==> flow/design.v <==
module fpadder (output logic [31:0] sum, output logic ready,
                input logic [31:0] a, input logic clock, nreset);
    logic [31:0] m,n;       
    logic [1:0] exp;
	logic sign; 
    logic adding, stopOp, infNum, abSum, notNum, bigNum;    
	logic [7:0] exp_m, exp_n;        						  
	logic [22:0] manti_m, manti_n;						 
	logic [23:0] manti_m2, manti_n2, manti_m1, manti_n1;	 
	logic sign_m, sign_n;		 
    assign sign_m = m[31];
    assign sign_n = n[31];
    assign exp_m = {m[30:23]};
    assign exp_n = {n[30:23]};
    assign manti_m = {m[22:0]};
    assign manti_n = {n[22:0]};
	assign manti_m2 = {1'b1, manti_m};
	assign manti_n2 = {1'b1, manti_n};
	always_comb 
      begin
        notNum = (exp_m == 255 & manti_m != 0) || (exp_n == 255 & manti_n != 0);  
		bigNum = (exp_m == 255 & manti_m == 0) || (exp_n == 255 & manti_n == 0);
      end 
    always_comb 
      begin
        exp = (exp_m > exp_n)? 2'b10 : (exp_m < exp_n)? 2'b01 : 2'b00;
        sign = (sign_m == sign_n)? '1 : '0;
      end
    always_comb
      begin
          if (exp == 2'b10) begin
            manti_n1 = manti_n2 >> (exp_m - exp_n);       
			manti_m1 = manti_m2;  
			end
          else if (exp == 2'b01) begin
            manti_m1 = manti_m2 >> (exp_n - exp_m);
			manti_n1 = manti_n2;	
			end
          else begin
			manti_m1 = manti_m2; 
			manti_n1 = manti_n2;	
			end
      end                                                
    logic [24:0] manti_m3, manti_n3, sum_manti;
    logic [7:0]  sum_exp;
    logic sum_sign;
    assign manti_m3 = {1'b0, manti_m1[23:0]};
    assign manti_n3 = {1'b0, manti_n1[23:0]};
    always_ff @(posedge clock, negedge nreset)      
      if(!nreset) begin
      	sum_manti <= 0;
        sum_exp <= 0; 
        sum_sign <= 0; end
      else if (adding == '1) begin	 
        if (sign == '1) begin               
        sum_manti <= (manti_n3 + manti_m3);    
		sum_exp <= (exp ==  2'b10)? exp_m : exp_n;
        sum_sign <= sign_m; end
        else if (sign == '0 & exp == 2'b10) begin
      	sum_manti <= manti_m3 - manti_n3;
		sum_exp <= exp_m; 
        sum_sign <= sign_m; end
        else if (sign == '0 & exp == 2'b01) begin
      	sum_manti <= manti_n3 - manti_m3;
      	sum_exp <= exp_n; 
        sum_sign <= sign_n; end
        else if (sign == '0 & exp == 2'b00) begin
       	sum_manti <= (manti_m3 > manti_n3)? (manti_m3 - manti_n3) : (manti_m3 < manti_n3)? (manti_n3 - manti_m3) : 25'h1000000;
      	sum_exp <= (manti_m3 > manti_n3)? exp_m : (manti_m3 < manti_n3)? exp_n : 8'h0; 
        sum_sign <= (manti_m3 > manti_n3)? sign_m : (manti_m3 < manti_n3)? sign_n : '0; end 	end
	  else if (stopOp == 1) begin
		sum_manti[24:23] <= 2'b01;
		sum_manti[22:0] <= 23'h7fffff;
      	sum_exp <= 8'hff; 
        sum_sign <= '0; end
	  else if (infNum == 1) begin
		if (sign == 1) begin			 
			sum_manti[24:23] <= 2'b01;
			sum_manti[22:0] <= 0;
			sum_exp <= 8'hff; 
			sum_sign <= sign_m; end	
		else begin						 
			sum_manti[24:23] <= 2'b01;
			sum_manti[22:0] <= 0;
			sum_exp <= (exp == 2'b0) ? 8'h0 : 8'hff; 
			sum_sign <= (exp == 2'b10)? sign_m : (exp == 2'b01)? sign_n : 1'b0; end	end				
      always_ff @(posedge clock, negedge nreset)
		if(!nreset)
			sum <= 0;
		else if(abSum == 1) begin
        if (sum_manti[24] == 1)	begin 
			if (sum_exp == 254)						 
				sum <= {sum_sign, 8'hff, 23'b0};      
			else if (sum_exp == 0 & sum_manti[22:0] == 0)
				sum <= 0;
			else 
				sum <= {sum_sign, sum_exp + 8'b1, sum_manti[23:1]}; end			
        else begin
			if (sum_manti[23] == 1)
			sum <= {sum_sign, sum_exp, sum_manti[22:0]};  
			else if (sum_manti[22] == 1)
			sum <= {sum_sign, (sum_exp - 8'h1), sum_manti[21:0], 1'b0}; 
			else if (sum_manti[21] == 1)
			sum <= {sum_sign, (sum_exp - 8'h2), sum_manti[20:0], 2'b0};
			else if (sum_manti[20] == 1)
			sum <= {sum_sign, (sum_exp - 8'h3), sum_manti[19:0], 3'b0};
			else if (sum_manti[19] == 1)
			sum <= {sum_sign, (sum_exp - 8'h4), sum_manti[18:0], 4'b0};
			else if (sum_manti[18] == 1)
			sum <= {sum_sign, (sum_exp - 8'h5), sum_manti[17:0], 5'b0}; 
			else if (sum_manti[17] == 1)
			sum <= {sum_sign, (sum_exp - 8'h6), sum_manti[16:0], 6'b0};
			else if (sum_manti[16] == 1)
			sum <= {sum_sign, (sum_exp - 8'h7), sum_manti[15:0], 7'b0};
			else if (sum_manti[15] == 1)
			sum <= {sum_sign, (sum_exp - 8'h8), sum_manti[14:0], 8'b0};
			else if (sum_manti[14] == 1)
			sum <= {sum_sign, (sum_exp - 8'h9), sum_manti[13:0], 9'b0}; 
			else if (sum_manti[13] == 1)
			sum <= {sum_sign, (sum_exp - 8'ha), sum_manti[12:0], 10'b0};
			else if (sum_manti[12] == 1)
			sum <= {sum_sign, (sum_exp - 8'hb), sum_manti[11:0], 11'b0};
			else if (sum_manti[11] == 1)
			sum <= {sum_sign, (sum_exp - 8'hc), sum_manti[10:0], 12'b0};
			else if (sum_manti[10] == 1)
			sum <= {sum_sign, (sum_exp - 8'hd), sum_manti[9:0], 13'b0}; 
			else if (sum_manti[9] == 1)
			sum <= {sum_sign, (sum_exp - 8'he), sum_manti[8:0], 14'b0};
			else if (sum_manti[8] == 1)
			sum <= {sum_sign, (sum_exp - 8'hf), sum_manti[7:0], 15'b0};
			else if (sum_manti[7] == 1)
			sum <= {sum_sign, (sum_exp - 8'h10), sum_manti[6:0], 16'b0};
			else if (sum_manti[6] == 1)
			sum <= {sum_sign, (sum_exp - 8'h11), sum_manti[5:0], 17'b0};
			else if (sum_manti[5] == 1)
			sum <= {sum_sign, (sum_exp - 8'h12), sum_manti[4:0], 18'b0};
			else if (sum_manti[4] == 1)
			sum <= {sum_sign, (sum_exp - 8'h13), sum_manti[3:0], 19'b0};
			else if (sum_manti[3] == 1)
			sum <= {sum_sign, (sum_exp - 8'h14), sum_manti[2:0], 20'b0}; 
			else if (sum_manti[2] == 1)
			sum <= {sum_sign, (sum_exp - 8'h15), sum_manti[1:0], 21'b0};
			else if (sum_manti[1] == 1)
			sum <= {sum_sign, (sum_exp - 8'h16), sum_manti[0], 22'b0};
			else if (sum_manti[0] == 1)
			sum <= {sum_sign, (sum_exp - 8'h17), 23'b0};
			end
			end
	enum {start, loadN1, loadN2, pred, asblSum, stop} state;
    always_ff @(posedge clock, negedge nreset)
    	if(!nreset)begin
    		state <= start;
			m <= 0;
			n <= 0;
			ready <= 0;
			infNum <= 0;
			stopOp <= 0;
			adding <= 0;
			abSum <= 0;  end
    	else begin
			ready <= 0;
			infNum <= 0;
			stopOp <= 0;
			adding <= 0;
			abSum <= 0;
			case(state)
				start:begin
					state <= loadN1; end
				loadN1:begin
					n <= a;
					state <= loadN2; end
				loadN2:begin
					m <= a;
					state <= pred; end
				pred: begin
					state <= asblSum;
					if (!notNum & bigNum)
						infNum <= 1;
					else if (notNum)
						stopOp <= 1;
					else
						adding <= 1; end
				asblSum:begin
					state <= stop;
					abSum <= 1; end
				stop:begin
					ready <= 1;
					state <= start; end				
            endcase
			end		
endmodule
# Reports on fpadder
# Tool output for the design above before and after an edit, in the order of the flow.
# "before" refers to lines of the RTL above, "after" to lines of the edited file.
# "delta": "after" minus "before" as printed here. "change_rel_pct": 100 x difference / "before".
# Cell names lack the library's common part.
# A cell with - has no value.
[design] top_module="fpadder" clock_port="clock" library="sky130hd" corner="tt_025C_1v80"

# Diff
# The edit as a unified diff against the file above.
# The edit is scripted, without regard to the design's behaviour, which it may alter; it was not made to optimise anything.
# begin of diff
@@ -1,3 +1,3 @@
-module fpadder (output logic [31:0] sum, output logic ready,
+module fpadder (output logic [63:0] sum, output logic ready,
                 input logic [31:0] a, input logic clock, nreset);
     logic [31:0] m,n;       
# end of diff

# Word level
# Source: Yosys, flattened and elaborated, memories not mapped. Widths are those after wreduce. Registers that Yosys merges into a memory's read port (data or address) are not register bits. Print and check cells do not count. Equal cells are merged and count once.
[op_classes] element="add_sub_neg" before=29 after=29 delta=0 change_rel_pct=0.00
[op_classes] element="cmp" before=4 after=4 delta=0 change_rel_pct=0.00
[op_classes] element="eq_ne" before=12 after=12 delta=0 change_rel_pct=0.00
[op_classes] element="shifts" before=2 after=2 delta=0 change_rel_pct=0.00
[op_classes] element="n_mux" before=84 after=84 delta=0 change_rel_pct=0.00
[op_classes] element="bitwise" before=10 after=10 delta=0 change_rel_pct=0.00
[op_classes] element="reduce_logical" before=16 after=16 delta=0 change_rel_pct=0.00
[op_table] operator="32-bit two-way mux" before=27 after=2 delta=-25 change_rel_pct=-92.59
[op_table] operator="64-bit two-way mux" before=0 after=25 delta=25
# Unchanged operator kinds not shown: 42.
[bits] element="reg_bits" before=167 after=199 delta=32 change_rel_pct=19.16
[bits] element="inputBits" before=34 after=34 delta=0 change_rel_pct=0.00
[bits] element="out_inout_bits" before=33 after=65 delta=32 change_rel_pct=96.97

# Longest topological paths
# Longest topological path by Yosys (ltp), each cell counted once; first at word level (registers and memories cut), then after technology mapping (sequential cells cut; the memories' decode and read muxes count).
[depth] element="depth_word" before=26 after=26 delta=0 change_rel_pct=0.00
[depth] element="abc_area" before="0" after="0"
[depth] element="ltp_mapped" before=33 after=31 delta=-2 change_rel_pct=-6.06
[depth] element="depth_no_buf" before=30 after=28 delta=-2 change_rel_pct=-6.67

# Synthesis result
# The flow's flattened synthesis, as Yosys stat reports it; memories are mapped. The netlist is that of the ABC_AREA named above (0 if unset); the other value can give another one.
[mapped] element="stdcells" before=2351 after=2456 delta=105 change_rel_pct=4.47
[mapped] element="yosys_area_um2" before=17606.9 after=18129.9 delta=523.0 change_rel_pct=2.97
[mapped] element="ff_cells" before=140 after=140 delta=0 change_rel_pct=0.00
[mapped] element="n_buf" before=208 after=262 delta=54 change_rel_pct=25.96
[by_type] cell="o21ai_0" before=163 after=206 delta=43 change_rel_pct=26.38
[by_type] cell="buf_4" before=6 after=36 delta=30 change_rel_pct=500.00
[by_type] cell="clkbuf_1" before=163 after=187 delta=24 change_rel_pct=14.72
[by_type] cell="nor3_1" before=38 after=61 delta=23 change_rel_pct=60.53
[by_type] cell="inv_1" before=102 after=82 delta=-20 change_rel_pct=-19.61
[by_type] cell="a221oi_1" before=48 after=63 delta=15 change_rel_pct=31.25
[by_type] cell="a221o_1" before=23 after=11 delta=-12 change_rel_pct=-52.17
[by_type] cell="o21ai_1" before=14 after=2 delta=-12 change_rel_pct=-85.71
[by_type] cell="mux2i_1" before=65 after=54 delta=-11 change_rel_pct=-16.92
[by_type] cell="xnor2_1" before=56 after=45 delta=-11 change_rel_pct=-19.64
[by_type] cell="a22oi_1" before=24 after=14 delta=-10 change_rel_pct=-41.67
[by_type] cell="and2_1" before=6 after=16 delta=10 change_rel_pct=166.67
[by_type] cell="o221ai_1" before=24 after=32 delta=8 change_rel_pct=33.33
[by_type] cell="a22o_1" before=17 after=9 delta=-8 change_rel_pct=-47.06
[by_type] cell="a311oi_1" before=5 after=13 delta=8 change_rel_pct=160.00
[by_type] cell="o21a_1" before=17 after=24 delta=7 change_rel_pct=41.18
[by_type] cell="a2111oi_0" before=3 after=10 delta=7 change_rel_pct=233.33
[by_type] cell="a21oi_1" before=249 after=255 delta=6 change_rel_pct=2.41
# Unchanged cell types not shown: 15.
# The list need not be complete.

# Path before layout
# Path of least setup slack by OpenSTA after synthesis, without wires, with an ideal clock, recovery checks aside; 20% of the period is set as input and as output delay. Where synthesis merged equal registers, the netlist keeps one of their names.
[synth_path] element="path_type" before="register -> register" after="register -> register"
[synth_path] element="start" before="register m[23]" after="register m[25]"
[synth_path] element="end" before="register sum_manti[22]" after="register sum_manti[16]"
[synth_path] element="clock_period_ps" before=20000 after=20000 delta=0 change_rel_pct=0.00
[synth_path] element="setup_time_ps" before=83 after=126 delta=43
[synth_path] element="t_first_pin_ps" before=0 after=0 delta=0
[synth_path] element="arrival_time_ps" before=6544 after=6532 delta=-12 change_rel_pct=-0.18
[synth_path] element="setup_slack_ps" before=13373 after=13342 delta=-31
[synth_path] element="delay_ps" before=6627 after=6658 delta=31 change_rel_pct=0.47
[synth_path] element="driving_pins" before=29 after=30 delta=1 change_rel_pct=3.45
[synth_path] element="period_less_setup_slack_ps" before=6627 after=6658 delta=31 change_rel_pct=0.47
# "delay_ps" is the arrival time less input delay plus setup time.
# "driving_pins" counts driving pins, that of a launching flip-flop among them; a cell with two outputs on the path counts twice.
# "period_less_setup_slack_ps" is the clock period less the worst setup slack; recovery checks do not enter. This is arithmetic on one report: input and output delays are still those of the set period (20% each).
# The rows between start and end are the longest chain of elaborated cells between them; the timing report does not say that the signal goes this way. Where chains are equally long, one stands for them.
# A line is the first line of the expression or statement that the cell stems from. Yosys adds cells for indexed reads and writes and turns some case tables into memories.
# A register here has more assigning lines than the two given.
[synth_via_before] cell_sequence="dfrtp_1 > inv_1 > ha_1 > fa_1 > nor2b_1 > o31ai_1 > and2_1 > nor2_4 > a31oi_4 > a311oi_2 > mux2i_1 > buf_2 > nand4_1 > o211ai_1 > o21ai_1 > o31ai_1 > inv_1 > ha_1 > a21oi_1 > o21ai_1 > a211oi_1 > a2bb2oi_1 > a31o_2 > a21oi_1 > a21o_1 > nand2_1 > o21a_1 > o221a_2 > o22ai_1" elab_chain_len=14 cone_cells=31 classes_between="add/sub (5); compare (4); eq/ne (3); shift (2); mux (12); logic (3); reduce/logical (2)"
[synth_rtl_before] element="from (decl)" line_no=3 rtl="logic [31:0] m,n;"
[synth_rtl_before] element="from (assign)" line_no=153 rtl="m <= 0;"
[synth_rtl_before] element="from (assign)" line_no=173 rtl="m <= a;"
[synth_rtl_before] element="8-bit less-than comparator" line_no=26 rtl="exp = (exp_m > exp_n)? 2'b10 : (exp_m < exp_n)? 2'b01 : 2'b00;"
[synth_rtl_before] element="1-bit two-way mux" line_no=26
[synth_rtl_before] element="2-bit two-way mux" line_no=26
[synth_rtl_before] element="2-bit by 1-bit equality test with 1-bit output" line_no=35 rtl="else if (exp == 2'b01) begin"
[synth_rtl_before] element="24-bit two-way mux" line_no=35
[synth_rtl_before] element="24-bit two-way mux" line_no=31 rtl="if (exp == 2'b10) begin"
[synth_rtl_before] element="24-bit by 24-bit subtractor with 25-bit output" line_no=68 rtl="sum_manti <= (manti_m3 > manti_n3)? (manti_m3 - manti_n3) : (manti_m3 < manti_n3)? (manti_n3 - manti_m3) : 25' ..."
[synth_rtl_before] element="25-bit two-way mux x2" line_no=68
[synth_rtl_before] element="23-bit two-way mux" line_no=67 rtl="else if (sign == '0 & exp == 2'b00) begin"
[synth_rtl_before] element="23-bit two-way mux" line_no=63 rtl="else if (sign == '0 & exp == 2'b01) begin"
[synth_rtl_before] element="23-bit two-way mux" line_no=59 rtl="else if (sign == '0 & exp == 2'b10) begin"
[synth_rtl_before] element="23-bit two-way mux" line_no=55 rtl="if (sign == '1) begin"
[synth_rtl_before] element="23-bit two-way mux" line_no=54 rtl="else if (adding == '1) begin"
[synth_rtl_before] element="to (assign)" line_no=56 rtl="sum_manti <= (manti_n3 + manti_m3);"
[synth_rtl_before] element="to (assign)" line_no=60 rtl="sum_manti <= manti_m3 - manti_n3;"
[synth_rtl_before] element="to (decl)" line_no=44 rtl="logic [24:0] manti_m3, manti_n3, sum_manti;"
[synth_via_after] cell_sequence="dfrtp_1 > inv_1 > ha_1 > buf_2 > nor2b_1 > o31a_1 > or3_1 > buf_2 > nand2_1 > buf_4 > mux4_2 > mux2i_1 > nand2_1 > and3_1 > o22ai_1 > o22ai_1 > mux2i_1 > ha_1 > nand3b_1 > a21oi_1 > o41a_1 > o31ai_2 > o21ai_1 > a31oi_1 > or3_1 > clkbuf_1 > nand2_2 > buf_6 > o21a_1 > a311o_1" elab_chain_len=14 cone_cells=31 classes_between="add/sub (5); compare (4); eq/ne (3); shift (2); mux (12); logic (3); reduce/logical (2)"
[synth_rtl_after] element="from (decl)" line_no=3 rtl="logic [31:0] m,n;"
[synth_rtl_after] element="from (assign)" line_no=153 rtl="m <= 0;"
[synth_rtl_after] element="from (assign)" line_no=173 rtl="m <= a;"
[synth_rtl_after] element="8-bit less-than comparator" line_no=26 rtl="exp = (exp_m > exp_n)? 2'b10 : (exp_m < exp_n)? 2'b01 : 2'b00;"
[synth_rtl_after] element="1-bit two-way mux" line_no=26
[synth_rtl_after] element="2-bit two-way mux" line_no=26
[synth_rtl_after] element="2-bit by 1-bit equality test with 1-bit output" line_no=35 rtl="else if (exp == 2'b01) begin"
[synth_rtl_after] element="24-bit two-way mux" line_no=35
[synth_rtl_after] element="24-bit two-way mux" line_no=31 rtl="if (exp == 2'b10) begin"
[synth_rtl_after] element="24-bit by 24-bit subtractor with 25-bit output" line_no=68 rtl="sum_manti <= (manti_m3 > manti_n3)? (manti_m3 - manti_n3) : (manti_m3 < manti_n3)? (manti_n3 - manti_m3) : 25' ..."
[synth_rtl_after] element="25-bit two-way mux x2" line_no=68
[synth_rtl_after] element="23-bit two-way mux" line_no=67 rtl="else if (sign == '0 & exp == 2'b00) begin"
[synth_rtl_after] element="23-bit two-way mux" line_no=63 rtl="else if (sign == '0 & exp == 2'b01) begin"
[synth_rtl_after] element="23-bit two-way mux" line_no=59 rtl="else if (sign == '0 & exp == 2'b10) begin"
[synth_rtl_after] element="23-bit two-way mux" line_no=55 rtl="if (sign == '1) begin"
[synth_rtl_after] element="23-bit two-way mux" line_no=54 rtl="else if (adding == '1) begin"
[synth_rtl_after] element="to (assign)" line_no=56 rtl="sum_manti <= (manti_n3 + manti_m3);"
[synth_rtl_after] element="to (assign)" line_no=60 rtl="sum_manti <= manti_m3 - manti_n3;"
[synth_rtl_after] element="to (decl)" line_no=44 rtl="logic [24:0] manti_m3, manti_n3, sum_manti;"

# Worst path after layout
# Path of least setup slack in the final report of the runs of pair 1 (OpenROAD, finished layout, wires in). Where an end is a register, its clock arrival counts in the times.
# The report prints the path's times to 10 ps; the period is as set.
[layout_path] element="path_type" before="register -> register" after="register -> register"
[layout_path] element="start" before="register m[23]" after="register m[25]"
[layout_path] element="end" before="register sum_manti[22]" after="register sum_manti[2]"
[layout_path] element="clock_period_ps" before=20000 after=20000 delta=0 change_rel_pct=0.00
[layout_path] element="setup_time_ps" before=80 after=160 delta=80
[layout_path] element="t_first_pin_ps" before=480 after=470 delta=-10 change_rel_pct=-2.08
[layout_path] element="arrival_time_ps" before=9720 after=9060 delta=-660 change_rel_pct=-6.79
[layout_path] element="setup_slack_ps" before=10680 after=11250 delta=570
[layout_path] element="driving_pins" before=30 after=26 delta=-4 change_rel_pct=-13.33
# The rows between start and end are the longest chain of elaborated cells between them; the timing report does not say that the signal goes this way. Where chains are equally long, one stands for them.
# A register here has more assigning lines than the two given.
[layout_via_before] cell_sequence="dfrtp_1 > inv_1 > ha_1 > buf_4 > nand2_1 > nor4_2 > nor2_1 > nand2_2 > buf_4 > nor2_1 > a311oi_2 > mux2i_1 > buf_4 > nand3_1 > o211ai_1 > o21ai_1 > o31ai_1 > inv_1 > ha_1 > a21oi_1 > o21ai_1 > a211oi_1 > a2bb2oi_1 > a31o_2 > a21oi_1 > a21o_1 > nand2_1 > o21a_1 > o221a_2 > o22ai_1" elab_chain_len=14 cone_cells=31 classes_between="add/sub (5); compare (4); eq/ne (3); shift (2); mux (12); logic (3); reduce/logical (2)"
[layout_rtl_before] element="from (decl)" line_no=3 rtl="logic [31:0] m,n;"
[layout_rtl_before] element="from (assign)" line_no=153 rtl="m <= 0;"
[layout_rtl_before] element="from (assign)" line_no=173 rtl="m <= a;"
[layout_rtl_before] element="8-bit less-than comparator" line_no=26 rtl="exp = (exp_m > exp_n)? 2'b10 : (exp_m < exp_n)? 2'b01 : 2'b00;"
[layout_rtl_before] element="1-bit two-way mux" line_no=26
[layout_rtl_before] element="2-bit two-way mux" line_no=26
[layout_rtl_before] element="2-bit by 1-bit equality test with 1-bit output" line_no=35 rtl="else if (exp == 2'b01) begin"
[layout_rtl_before] element="24-bit two-way mux" line_no=35
[layout_rtl_before] element="24-bit two-way mux" line_no=31 rtl="if (exp == 2'b10) begin"
[layout_rtl_before] element="24-bit by 24-bit subtractor with 25-bit output" line_no=68 rtl="sum_manti <= (manti_m3 > manti_n3)? (manti_m3 - manti_n3) : (manti_m3 < manti_n3)? (manti_n3 - manti_m3) : 25' ..."
[layout_rtl_before] element="25-bit two-way mux x2" line_no=68
[layout_rtl_before] element="23-bit two-way mux" line_no=67 rtl="else if (sign == '0 & exp == 2'b00) begin"
[layout_rtl_before] element="23-bit two-way mux" line_no=63 rtl="else if (sign == '0 & exp == 2'b01) begin"
[layout_rtl_before] element="23-bit two-way mux" line_no=59 rtl="else if (sign == '0 & exp == 2'b10) begin"
[layout_rtl_before] element="23-bit two-way mux" line_no=55 rtl="if (sign == '1) begin"
[layout_rtl_before] element="23-bit two-way mux" line_no=54 rtl="else if (adding == '1) begin"
[layout_rtl_before] element="to (assign)" line_no=56 rtl="sum_manti <= (manti_n3 + manti_m3);"
[layout_rtl_before] element="to (assign)" line_no=60 rtl="sum_manti <= manti_m3 - manti_n3;"
[layout_rtl_before] element="to (decl)" line_no=44 rtl="logic [24:0] manti_m3, manti_n3, sum_manti;"
[layout_via_after] cell_sequence="dfrtp_1 > inv_1 > ha_1 > nor2b_1 > o31a_1 > or3_1 > nand2_2 > buf_4 > mux4_2 > or3_1 > o211ai_1 > a21o_1 > o211ai_1 > o21a_1 > a22o_1 > ha_1 > a21oi_1 > a21oi_1 > o41a_1 > o31ai_2 > o21ai_1 > a31oi_1 > nor2_1 > nor2_1 > a221oi_1 > a2111oi_0" elab_chain_len=14 cone_cells=31 classes_between="add/sub (5); compare (4); eq/ne (3); shift (2); mux (12); logic (3); reduce/logical (2)"
[layout_rtl_after] element="from (decl)" line_no=3 rtl="logic [31:0] m,n;"
[layout_rtl_after] element="from (assign)" line_no=153 rtl="m <= 0;"
[layout_rtl_after] element="from (assign)" line_no=173 rtl="m <= a;"
[layout_rtl_after] element="8-bit less-than comparator" line_no=26 rtl="exp = (exp_m > exp_n)? 2'b10 : (exp_m < exp_n)? 2'b01 : 2'b00;"
[layout_rtl_after] element="1-bit two-way mux" line_no=26
[layout_rtl_after] element="2-bit two-way mux" line_no=26
[layout_rtl_after] element="2-bit by 1-bit equality test with 1-bit output" line_no=35 rtl="else if (exp == 2'b01) begin"
[layout_rtl_after] element="24-bit two-way mux" line_no=35
[layout_rtl_after] element="24-bit two-way mux" line_no=31 rtl="if (exp == 2'b10) begin"
[layout_rtl_after] element="24-bit by 24-bit subtractor with 25-bit output" line_no=68 rtl="sum_manti <= (manti_m3 > manti_n3)? (manti_m3 - manti_n3) : (manti_m3 < manti_n3)? (manti_n3 - manti_m3) : 25' ..."
[layout_rtl_after] element="25-bit two-way mux x2" line_no=68
[layout_rtl_after] element="23-bit two-way mux" line_no=67 rtl="else if (sign == '0 & exp == 2'b00) begin"
[layout_rtl_after] element="23-bit two-way mux" line_no=63 rtl="else if (sign == '0 & exp == 2'b01) begin"
[layout_rtl_after] element="23-bit two-way mux" line_no=59 rtl="else if (sign == '0 & exp == 2'b10) begin"
[layout_rtl_after] element="23-bit two-way mux" line_no=55 rtl="if (sign == '1) begin"
[layout_rtl_after] element="23-bit two-way mux" line_no=54 rtl="else if (adding == '1) begin"
[layout_rtl_after] element="to (assign)" line_no=56 rtl="sum_manti <= (manti_n3 + manti_m3);"
[layout_rtl_after] element="to (assign)" line_no=60 rtl="sum_manti <= manti_m3 - manti_n3;"
[layout_rtl_after] element="to (decl)" line_no=44 rtl="logic [24:0] manti_m3, manti_n3, sum_manti;"

# Flow runs
# Runs of the flow (Yosys, OpenROAD) on both versions; the two runs of a pair have the same settings. The constraints put input and output delay at 20% of the set period each and load the outputs with 0.01 pF.
[settings_pair_1] CORE_UTILIZATION=40 period_ns=20.0 CAP_MARGIN=20 CORE_MARGIN=2 SLEW_MARGIN=20
[measured_pair_1] element="synthesis_area_um2" before=17606.9 after=18129.9 delta=523.0 change_rel_pct=2.97
[measured_pair_1] element="die_um2" before=45710.4 after=47043.4 delta=1333.0 change_rel_pct=2.92
[measured_pair_1] element="final_stdcell_area_um2" before=19274.7 after=19482.4 delta=207.7 change_rel_pct=1.08
[measured_pair_1] element="util_pct" before=44.5 after=43.2 delta=-1.3
[measured_pair_1] element="setup_worst_slack_ps" before=10684 after=11254 delta=570
[measured_pair_1] element="fin_tns_ps" before=0 after=0 delta=0
[measured_pair_1] element="ws_hold_ps" before=365 after=396 delta=31
[measured_pair_1] element="power_w" before=0.0006357 after=0.0005961 delta=-0.0000396 change_rel_pct=-6.23
[measured_pair_1] element="achievedPeriod_ps" before=9316 after=8746 delta=-570 change_rel_pct=-6.12
# "achievedPeriod_ps" means the clock period less the worst setup slack. The figure is calculated, with input and output delays left at 20% of the set period.
# By "power_w" is meant OpenSTA's value without simulated activity: inputs other than the clock are taken to toggle once in ten clock periods, and the tool carries that through the logic.
